==> flow/design.v <==
module cfg_count_stat  #(
    parameter DATA_WIDTH = 1 
)(
    input                     clk,
    input                     rstn,
    input                     rd_count_mode,      
    input                     sample_mode,        
    input                     rd,
    input    [DATA_WIDTH-1:0] data_in,
    input                     data_in_vld,
    input                     wr,                 
    input    [31:0]           wr_data,
    output  reg [31:0]        data_out 
);
reg [31:0] data_tmp;
reg  data_in_r;
always @ (posedge clk)
begin
    if (!rstn)
        data_in_r <= 0;
    else
        data_in_r <= data_in;
end
always @ (posedge clk)
begin
    if (!rstn)
        data_out <= 0;
    else if(rd)begin
        if (sample_mode)
            if (data_in_vld)
                data_out <= data_tmp + data_in;
            else
                data_out <= data_tmp;
        else
            data_out <= data_tmp ;
    end
end
always @ (posedge clk)
begin
    if (!rstn)
        data_tmp <= 0;
    else if (wr)
        data_tmp <= wr_data;
    else if(data_in_vld)begin
        case ({rd,rd_count_mode,sample_mode})
        3'b000: data_tmp <= data_tmp + (data_in && !data_in_r);
        3'b001: data_tmp <= data_tmp + data_in;
        3'b010: data_tmp <= data_tmp + (data_in && !data_in_r);
        3'b011: data_tmp <= data_tmp + data_in;
        3'b100: data_tmp <= 0; 
        3'b101: data_tmp <= 0;
        3'b110: data_tmp <= data_tmp + (data_in && !data_in_r);
        3'b111: data_tmp <= data_tmp + data_in;
        endcase
    end
    else if (rd && !rd_count_mode) begin
        data_tmp <= 0;
    end
end
endmodule
module cfg#(
    parameter ADDR_WIDTH = 32,
    parameter DATA_WIDTH = 32
)(
    input                             clk          ,
    input                             rstn         ,
    input        [ADDR_WIDTH - 1 : 0] addr         ,
    input        [DATA_WIDTH - 1 : 0] wdata        ,
    output  reg  [DATA_WIDTH - 1 : 0] rdata        ,
    output  reg                       rdata_vld    ,
    input                             wr           ,
    input                             rd           ,
    output  reg  [DATA_WIDTH - 1 : 0] addr_0_2     ,
    output  reg  [DATA_WIDTH - 1 : 0] addr_0_3     ,
    output  reg  [DATA_WIDTH - 1 : 0] addr_0_4     ,
    output  reg  [DATA_WIDTH - 1 : 0] addr_1_0     ,
    output  reg  [DATA_WIDTH - 1 : 0] addr_1_1     ,
    output  reg  [DATA_WIDTH - 1 : 0] addr_1_2     ,
    output  reg  [DATA_WIDTH - 1 : 0] addr_1_3     ,
    output  reg  [DATA_WIDTH - 1 : 0] addr_1_4     ,
    input        [DATA_WIDTH - 1 : 0] addr_2_0     ,
    input        [DATA_WIDTH - 1 : 0] addr_2_1     ,
    input        [DATA_WIDTH - 1 : 0] addr_2_2     ,
    input        [DATA_WIDTH - 1 : 0] addr_2_3      
);
localparam  RD_COUNT_MODE_0   = 6'h0  ;   
localparam  SAMPLE_MODE_0   = 6'h1  ;   
localparam  ADDR_0_2   = 6'h2  ;   
localparam  ADDR_0_3   = 6'h3  ;   
localparam  ADDR_0_4   = 6'h4  ;   
localparam  ADDR_1_0   = 6'h10  ;   
localparam  ADDR_1_1   = 6'h11  ;   
localparam  ADDR_1_2   = 6'h12  ;   
localparam  ADDR_1_3   = 6'h13  ;   
localparam  ADDR_1_4   = 6'h14  ;   
localparam  ADDR_2_0   = 6'h20  ;   
localparam  ADDR_2_1   = 6'h21  ;   
localparam  ADDR_2_2   = 6'h22  ;   
localparam  ADDR_2_3   = 6'h23  ;   
reg rd_count_mode;
reg sample_mode;
reg rdata_vld_r ;
reg rd_r;
reg [31:0]  addr_r;
reg [DATA_WIDTH - 1 : 0] addr_2_3_cnt;      
always @ (posedge clk)
begin
    rd_r <= rd ;
    addr_r   <= addr ;
end
always @ (posedge clk)
begin
    rdata_vld_r <= rd ;
    rdata_vld   <= rdata_vld_r ;
end
always @ (posedge clk)
begin
    if (!rstn)begin
        rd_count_mode  <= 1'h0 ;
        sample_mode  <= 1'h0 ;
        addr_0_2  <= 32'h0 ;
        addr_0_3  <= 32'h0 ;
        addr_0_4  <= 32'h0 ;
        addr_1_0  <= 32'h0 ;
        addr_1_1  <= 32'h0 ;
        addr_1_2  <= 32'h0 ;
        addr_1_3  <= 32'h0 ;
        addr_1_4  <= 32'h0 ;
    end
    else if (wr) begin
        case (addr[5:0])
            RD_COUNT_MODE_0 :
                rd_count_mode <= wdata[0] ;
            SAMPLE_MODE_0 :
                sample_mode <= wdata[0] ;
            ADDR_0_2 :
                addr_0_2 <= wdata ;
            ADDR_0_3 :
                addr_0_3 <= wdata ;
            ADDR_0_4 :
                addr_0_4 <= wdata ;
            ADDR_1_0 :
                addr_1_0 <= wdata ;
            ADDR_1_1 :
                addr_1_1 <= wdata ;
            ADDR_1_2 :
                addr_1_2 <= wdata ;
            ADDR_1_3 :
                addr_1_3 <= wdata ;
            ADDR_1_4 :
                addr_1_4 <= wdata ;
        endcase
    end
end
always @ (posedge clk)
begin
    if (!rstn) begin
        rdata <= 32'b0;
    end
    else if (rd_r) begin
        case (addr_r[5:0])
            RD_COUNT_MODE_0:
                rdata <= {31'b0,rd_count_mode};
            SAMPLE_MODE_0:
                rdata <= {31'b0,sample_mode};
            ADDR_0_2:
                rdata <= addr_0_2;
            ADDR_0_3:
                rdata <= addr_0_3;
            ADDR_0_4:
                rdata <= addr_0_4;
            ADDR_1_0:
                rdata <= addr_1_0;
            ADDR_1_1:
                rdata <= addr_1_1;
            ADDR_1_2:
                rdata <= addr_1_2;
            ADDR_1_3:
                rdata <= addr_1_3;
            ADDR_1_4:
                rdata <= addr_1_4;
            ADDR_2_0:
                rdata <= addr_2_0;
            ADDR_2_1:
                rdata <= addr_2_1;
            ADDR_2_2:
                rdata <= addr_2_2;
            ADDR_2_3:
                rdata <= addr_2_3_cnt;
            default :
                rdata <= 32'hf0f0f0f0;
        endcase
    end
end
wire addr_2_3_rd;
assign addr_2_3_rd = (addr[5:0] == ADDR_2_3 ) ? rd : 1'b0;
cfg_count_stat  addr_2_3_stat(
    .clk(clk),
    .rstn(rstn),
    .rd_count_mode(rd_count_mode),
    .sample_mode(sample_mode),
    .rd(addr_2_3_rd),
    .data_in(addr_2_3[0]),
    .data_in_vld(1'b1),
    .wr(wr && (addr[5:0] == ADDR_2_3)),
    .wr_data(wdata),
    .data_out(addr_2_3_cnt) 
);
endmodule
module cfg_test#(
    parameter DATA_WIDTH = 32
)(
    input clk,
    input rstn,
    input        [DATA_WIDTH - 1 : 0] in_0_2     ,
    input        [DATA_WIDTH - 1 : 0] in_0_3     ,
    input        [DATA_WIDTH - 1 : 0] in_0_4     ,
    input        [DATA_WIDTH - 1 : 0] in_1_0     ,
    input        [DATA_WIDTH - 1 : 0] in_1_1     ,
    input        [DATA_WIDTH - 1 : 0] in_1_2     ,
    input        [DATA_WIDTH - 1 : 0] in_1_3     ,
    input        [DATA_WIDTH - 1 : 0] in_1_4     ,
    output       [DATA_WIDTH - 1 : 0] out_2_0     ,
    output       [DATA_WIDTH - 1 : 0] out_2_1     ,
    output       [DATA_WIDTH - 1 : 0] out_2_2     ,
    output       [DATA_WIDTH - 1 : 0] out_2_3      
);
reg [18:0] cnt;
reg [31:0] reg_0_2;
reg [31:0] reg_2_0;
assign out_2_1 = 1'b1;
assign out_2_2 = 1'b0;
assign out_2_0 = reg_2_0;
always @ (posedge clk)
begin
    if (!rstn)
        reg_0_2 <= 0;
    else
        reg_0_2 <= in_0_2;
end
always @ (posedge clk)
begin
    if (!rstn)
        reg_2_0 <= 0;
    else
        reg_2_0 <= reg_0_2 + 1;
end
always @ (posedge clk)
begin
    if (!rstn)
        cnt <= 0;
    else 
        cnt <= cnt +1;
end
assign out_2_3 = (cnt <100) ? 1'b0 :1'b1;
endmodule
module cfg_test_top(
    input clk ,
    input rstn ,
    input        [32 - 1 : 0] addr         ,
    input        [32 - 1 : 0] wdata        ,
    output       [32 - 1 : 0] rdata        ,
    output                    rdata_vld    ,
    input                     wr           ,
    input                     rd            
);
wire [31:0] in_0_2   ;
wire [31:0] in_0_3   ;
wire [31:0] in_0_4   ;
wire [31:0] in_1_0   ;
wire [31:0] in_1_1   ;
wire [31:0] in_1_2   ;
wire [31:0] in_1_3   ;
wire [31:0] in_1_4   ;
wire [31:0] out_2_0  ;
wire [31:0] out_2_1  ;
wire [31:0] out_2_2  ;
wire [31:0] out_2_3  ;
cfg_test cfg_test_u0(
    .clk        ( clk       ),
    .rstn       ( rstn      ),
    .in_0_2     ( in_0_2    ),
    .in_0_3     ( in_0_3    ),
    .in_0_4     ( in_0_4    ),
    .in_1_0     ( in_1_0    ),
    .in_1_1     ( in_1_1    ),
    .in_1_2     ( in_1_2    ),
    .in_1_3     ( in_1_3    ),
    .in_1_4     ( in_1_4    ),
    .out_2_0    ( out_2_0   ),
    .out_2_1    ( out_2_1   ),
    .out_2_2    ( out_2_2   ),
    .out_2_3    ( out_2_3   )  
);
cfg cfg_u0(
    .clk          (clk         ),
    .rstn         (rstn        ),
    .addr         (addr        ),
    .wdata        (wdata       ),
    .rdata        (rdata       ),
    .rdata_vld    (rdata_vld   ),
    .wr           (wr          ),
    .rd           (rd          ),
    .addr_0_2     (in_0_2     ),
    .addr_0_3     (in_0_3     ),
    .addr_0_4     (in_0_4     ),
    .addr_1_0     (in_1_0     ),
    .addr_1_1     (in_1_1     ),
    .addr_1_2     (in_1_2     ),
    .addr_1_3     (in_1_3     ),
    .addr_1_4     (in_1_4     ),
    .addr_2_0     (out_2_0    ),
    .addr_2_1     (out_2_1    ),
    .addr_2_2     (out_2_2    ),
    .addr_2_3     (out_2_3    ) 
);
endmodule
Memo
Re: synthesis data of cfg_test_top

======== From RTL to reports: cfg_test_top ========
Module cfg_test_top before and after one edit of its RTL, step after step.
Lines under "original" count in the file above, lines under "edited" in the edited file.
"change" is "edited" less "original", of the values as shown; "relative change" is that difference over "original", in percent.
Operators carry their Yosys type and port widths (W data, S select, Z words).
Cell names lack the library's common part.
A cell with - has no value.
design
  top ..................................... cfg_test_top
  clock ................................... clk
  standard-cell library ................... sky130hd
  corner .................................. tt_025C_1v80

======== Diff ========
The edit as a unified diff against the file above.
The edit is scripted: it alters the design's behaviour and was not made to optimise anything.
begin of diff
@@ -195,16 +195,5 @@
 wire addr_2_3_rd;
 assign addr_2_3_rd = (addr[5:0] == ADDR_2_3 ) ? rd : 1'b0;
-cfg_count_stat  addr_2_3_stat(
-    .clk(clk),
-    .rstn(rstn),
-    .rd_count_mode(rd_count_mode),
-    .sample_mode(sample_mode),
-    .rd(addr_2_3_rd),
-    .data_in(addr_2_3[0]),
-    .data_in_vld(1'b1),
-    .wr(wr && (addr[5:0] == ADDR_2_3)),
-    .wr_data(wdata),
-    .data_out(addr_2_3_cnt) 
-);
+assign addr_2_3_cnt = wdata;
 endmodule
 module cfg_test#(
end of diff

======== Elaborated design ========
Source: Yosys, flattened and elaborated, memories not mapped. Widths are those after wreduce. Registers that Yosys merges into a memory's read port (data or address) are not register bits. Print and check cells do not count. Equal cells are merged and count once.
storage and ports
  element                          original  edited  change  relative change (%)
  register bits after elaboration  446       362     -84     -18.83
  latch bits                       0         0       0       -
  RAM bits                         0         0       0       -
  memory bits (read-only)          0         0       0       -
  clocked read ports x word width  0         0       0       -
  memory cells                     0         0       0       -
  input port bits                  68        68      0       0.00
  output and inout bits            33        33      0       0.00
  elaborated cells                 80        52      -28     -35.00
operators by class
  element                           original  edited  change  relative change (%)
  add/sub/neg operators             4         1       -3      -75.00
  $mul                              0         0       0       -
  divide/modulo/power cells         0         0       0       -
  order comparisons                 1         0       -1      -100.00
  equal/unequal tests               30        22      -8      -26.67
  shift operators                   0         0       0       -
  multiplexer cells                 6         1       -5      -83.33
  bitwise operators                 0         0       0       -
  reductions and logical operators  19        12      -7      -36.84
operators by type and width
  operator                 original  edited  change  relative change (%)
  $eq A3 B3 Y1 const B     4         0       -4      -100.00
  $add A32 B1 Y32          2         0       -2      -100.00
  $eq A3 B2 Y1 const B     2         0       -2      -100.00
  $logic_and A1 B1 Y1      2         0       -2      -100.00
  $mux W1                  2         0       -2      -100.00
  $mux W32                 2         0       -2      -100.00
  $reduce_or A3 Y1         2         0       -2      -100.00
  $eq A6 B6 Y1 const B     5         4       -1      -20.00
  $add A19 B1 Y19 const B  1         0       -1      -100.00
  $eq A3 B1 Y1 const B     1         0       -1      -100.00
  $logic_not A1 Y1         1         0       -1      -100.00
  $logic_not A3 Y1         1         0       -1      -100.00
  $lt A19 B7 Y1 const B    1         0       -1      -100.00
  $pmux W32 S3             1         0       -1      -100.00
  $reduce_or A2 Y1         1         0       -1      -100.00
Operator kinds equal on both sides are left out: 8.

======== Logic depth ========
Yosys ltp: most cells in a row. Word level: on the elaborated netlist, between registers, memories and ports. Mapped: between sequential cells and ports; inverters and the memories' decode and read muxes count.
depth
  element                       original  edited  change  relative change (%)
  depth in word-level cells     6         2       -4      -66.67
  ABC_AREA                      0         0       -       -
  depth in mapped cells         11        8       -3      -27.27
  depth with buffers taken out  10        5       -5      -50.00

======== Mapped cells and area ========
The flow's flattened synthesis, as Yosys stat reports it; memories are mapped. The netlist is that of the ABC_AREA named above (0 if unset); the other value can give another one.
synthesis totals
  element                  original   edited     change      relative change (%)
  mapped cells             2352       1819       -533        -22.66
  chip area (Yosys) (mm²)  0.0189957  0.0155086  -0.0034871  -18.36
  sequential area (mm²)    0.0089286  0.007247   -0.0016816  -18.83
  mapped flip-flops        446        362        -84         -18.83
  buffer cells             218        168        -50         -22.94
cell types
  type       original  edited  change  relative change (%)
  a21oi_1    284       34      -250    -88.03
  a21boi_0   1         236     +235    +23500.00
  dfxtp_1    446       362     -84     -18.83
  nor2_1     88        25      -63     -71.59
  nand2_1    587       535     -52     -8.86
  and3_1     59        10      -49     -83.05
  clkbuf_1   180       135     -45     -25.00
  xnor2_1    45        9       -36     -80.00
  nand4_1    41        8       -33     -80.49
  a22o_1     48        17      -31     -64.58
  a211oi_1   38        10      -28     -73.68
  o21ai_0    64        42      -22     -34.38
  nand3_1    41        19      -22     -53.66
  mux2i_1    4         26      +22     +550.00
  a21boi_1   0         22      +22     -
  nor2b_1    4         24      +20     +500.00
  nor3_1     30        12      -18     -60.00
  a2111oi_0  17        2       -15     -88.24
Cell types equal on both sides are left out: 4.
Not every row of either side is listed.
By module: a second synthesis without flattening, with its own total; a netlist apart from the flattened one above.
unflattened totals
  element                                        original   edited     change      relative change (%)
  cells (unflattened synthesis)                  2543       2060       -483        -18.99
  area total of the unflattened synthesis (mm²)  0.0209801  0.0170276  -0.0039525  -18.84
Rows give one instance, submodules left out.
by module, original
  module          times used  cells  area (mm²)  seq. area (mm²)
  cfg             1           1609   0.013025    0.0059657
  cfg_count_stat  1           496    0.0040451   0.0013012
  cfg_test        1           438    0.00391     0.0016616
  cfg_test_top    1           0      0           0
by module, edited
  module        times used  cells  area (mm²)  seq. area (mm²)
  cfg           1           1622   0.0131176   0.0059657
  cfg_test      1           438    0.00391     0.0016616
  cfg_test_top  1           0      0           0

======== Path before layout ========
OpenSTA on the mapped netlist: ideal clock, no wires. The path of least setup slack (recovery checks aside). Input and output delay are each 20% of the period. Register names are those of the netlist, which keeps one name where synthesis merged equal registers.
path after synthesis
  element                              original                                    edited                        change  relative change (%)
  kind                                 in2reg                                      in2reg                        -       -
  start                                input port addr[3]                          input port wr                 -       -
  end                                  register cfg_u0.addr_2_3_stat.data_tmp[23]  register cfg_u0.addr_0_3[15]  -       -
  clock period (ps)                    5000                                        5000                          0       0.00
  launch time at the first pin (ps)    1000                                        1000                          0       0.00
  arrival time (ps)                    2301                                        2395                          +94     +4.09
  path slack (ps)                      2637                                        2529                          -108    -
  delay of the path (ps)               1363                                        1471                          +108    +7.92
  driving pins on the path             7                                           7                             0       0.00
  period reached after synthesis (ps)  2363                                        2471                          +108    +4.57
"delay of the path" = arrival - input delay + setup time.
"driving pins on the path" counts driving pins, that of a launching flip-flop among them; a cell with two outputs on the path counts twice.
"period reached after synthesis" is the clock period less the worst setup slack; recovery checks do not enter. This is arithmetic on one report: input and output delays are still those of the set period (20% each).
Between the ends stands the longest chain of elaborated cells between them, by number of cells; it is not shown to be the way that was timed. Of several equally long chains one is given.
A line is the first line of the expression or statement that the cell stems from. Yosys adds cells for indexed reads and writes and turns some case tables into memories.
A register here has more assigning lines than the two given.
between the ends, after synthesis, original
  path through ............................ nor4bb_1 buf_2 nand3_1 nor2_1 clkbuf_1 nand2_1 nand3_1
  length of the longest elaborated chain .. 6
  elaborated cells on any way between the ends .. 16
  classes of those cells .................. eq/ne: 8; mux: 3; reduce/logical: 5
RTL lines, path after synthesis, original
  element             line  RTL
  start: declaration  260   input        [32 - 1 : 0] addr         ,
  $eq A6 B6 Y1        196   assign addr_2_3_rd = (addr[5:0] == ADDR_2_3 ) ? rd : 1'b0;
  $mux W1             196
  $eq A3 B3 Y1        45    case ({rd,rd_count_mode,sample_mode})
  $reduce_or A3 Y1    -
  $pmux W32 S3        45
  $mux W32            42    else if (wr)
  end: assignment     43    data_tmp <= wr_data;
  end: assignment     46    3'b000: data_tmp <= data_tmp + (data_in && !data_in_r);
  end: declaration    15    reg [31:0] data_tmp;
between the ends, after synthesis, edited
  path through ............................ nor2b_1 nor3b_2 and4b_1 clkbuf_1 clkbuf_1 nand2_1 a21boi_0
  length of the longest elaborated chain .. 1
  elaborated cells on any way between the ends .. 1
  classes of those cells .................. reduce/logical: 1
RTL lines, path after synthesis, edited
  element             line  RTL
  start: declaration  253   input                     wr           ,
  $reduce_and A2 Y1   -
  end: assignment     122   addr_0_3  <= 32'h0 ;
  end: assignment     139   addr_0_3 <= wdata ;
  end: declaration    74    output  reg  [DATA_WIDTH - 1 : 0] addr_0_3     ,

======== Worst path after layout ========
From the final timing report of the runs of pair 1: the path of least setup slack in the routed layout; clock arrival at registers is part of the times.
The report prints the path's times to 10 ps; the period is as set.
path after layout
  element                            original                                    edited                     change  relative change (%)
  kind                               reg2reg                                     reg2reg                    -       -
  start                              register cfg_test_u0.cnt[5]                 register cfg_u0.addr_r[2]  -       -
  end                                register cfg_u0.addr_2_3_stat.data_tmp[24]  register cfg_u0.rdata[13]  -       -
  clock period (ps)                  3580                                        3580                       0       0.00
  launch time at the first pin (ps)  580                                         530                        -50     -8.62
  arrival time (ps)                  3500                                        3180                       -320    -9.14
  path slack (ps)                    600                                         860                        +260    -
  driving pins on the path           10                                          7                          -3      -30.00
Between the ends stands the longest chain of elaborated cells between them, by number of cells; it is not shown to be the way that was timed. Of several equally long chains one is given.
A register here has more assigning lines than the two given.
between the ends, after layout, original
  path through ............................ dfxtp_1 nand2_1 o2111ai_1 ha_1 ha_1 mux2i_1 nor2_1 nand3_1 or4b_1 a31oi_1
  length of the longest elaborated chain .. 6
  elaborated cells on any way between the ends .. 7
  classes of those cells .................. add/sub: 2; compare: 1; mux: 3; reduce/logical: 1
RTL lines, path after layout, original
  element              line  RTL
  start: declaration   228   reg [18:0] cnt;
  start: assignment    251   cnt <= 0;
  start: assignment    253   cnt <= cnt +1;
  $lt A19 B7 Y1        255   assign out_2_3 = (cnt <100) ? 1'b0 :1'b1;
  $mux W1              255
  $logic_and A1 B1 Y1  52    3'b110: data_tmp <= data_tmp + (data_in && !data_in_r);
  $add A32 B1 Y32      52
  $pmux W32 S3         45    case ({rd,rd_count_mode,sample_mode})
  $mux W32             42    else if (wr)
  end: assignment      43    data_tmp <= wr_data;
  end: assignment      46    3'b000: data_tmp <= data_tmp + (data_in && !data_in_r);
  end: declaration     15    reg [31:0] data_tmp;
Some nets on the timed path still bear RTL names; the line given drives or declares the net.
named nets, after layout, original
  signal                           line
  cfg_u0.addr_2_3_stat.data_in[0]  255
between the ends, after layout, edited
  path through ............................ dfxtp_1 or4b_1 nor3b_4 buf_12 a22oi_1 o211a_1 a31oi_1
  length of the longest elaborated chain .. 2
  elaborated cells on any way between the ends .. 15
  classes of those cells .................. eq/ne: 13; mux: 1; reduce/logical: 1
RTL lines, path after layout, edited
  element             line  RTL
  start: declaration  104   reg [31:0]  addr_r;
  start: assignment   109   addr_r   <= addr ;
  $eq A6 B6 Y1        161   case (addr_r[5:0])
  $pmux W32 S14       161
  end: assignment     163   rdata <= {31'b0,rd_count_mode};
  end: assignment     165   rdata <= {31'b0,sample_mode};
  end: declaration    69    output  reg  [DATA_WIDTH - 1 : 0] rdata        ,

======== Flow runs ========
Both versions went through the flow (Yosys, OpenROAD) with the same settings in each pair. Constraints: input delay and output delay 20% of the set period each, output load 0.01 pF.
flow settings, pair 1
  CORE_UTILIZATION ........................ 40
  period_ns ............................... 3.58
  CAP_MARGIN .............................. 20
  CORE_MARGIN ............................. 2
  SLEW_MARGIN ............................. 20
results, pair 1
  element                                  original   edited     change      relative change (%)
  chip area after synthesis (Yosys) (mm²)  0.0189957  0.0155086  -0.0034871  -18.36
  die footprint (mm²)                      0.0492485  0.0403628  -0.0088857  -18.04
  utilization (%)                          46.5       47.1       +0.6        -
  setup slack of the critical path (ps)    601        855        +254        -
  final setup TNS (ps)                     0          0          0           -
  lowest hold slack (ps)                   393        452        +59         -
  power consumption (W)                    0.010664   0.008701   -0.001963   -18.41
flow settings, pair 2
  CORE_ASPECT_RATIO ....................... 0.93
  CORE_UTILIZATION ........................ 60
  CTS_CLUSTER_SIZE ........................ 46
  GPL_TIMING_DRIVEN ....................... 0
  MAX_ROUTING_LAYER ....................... met4
  PLACE_DENSITY_LB_ADDON .................. 0.22
  SETUP_SLACK_MARGIN ...................... 0.72
  SLEW_MARGIN ............................. 25
  period_ns ............................... 3.45
  CAP_MARGIN .............................. 20
  CORE_MARGIN ............................. 2
results, pair 2
  element                                  original   edited     change      relative change (%)
  chip area after synthesis (Yosys) (mm²)  0.0189957  0.0155086  -0.0034871  -18.36
  die footprint (mm²)                      0.0330996  0.0271514  -0.0059482  -17.97
  utilization (%)                          70.2       70.0       -0.2        -
  setup slack of the critical path (ps)    717        745        +28         -
  final setup TNS (ps)                     0          0          0           -
  lowest hold slack (ps)                   452        447        -5          -
  power consumption (W)                    0.010682   0.008829   -0.001853   -17.35
"power consumption": no workload was simulated; the value follows from the tool's default switching activity.
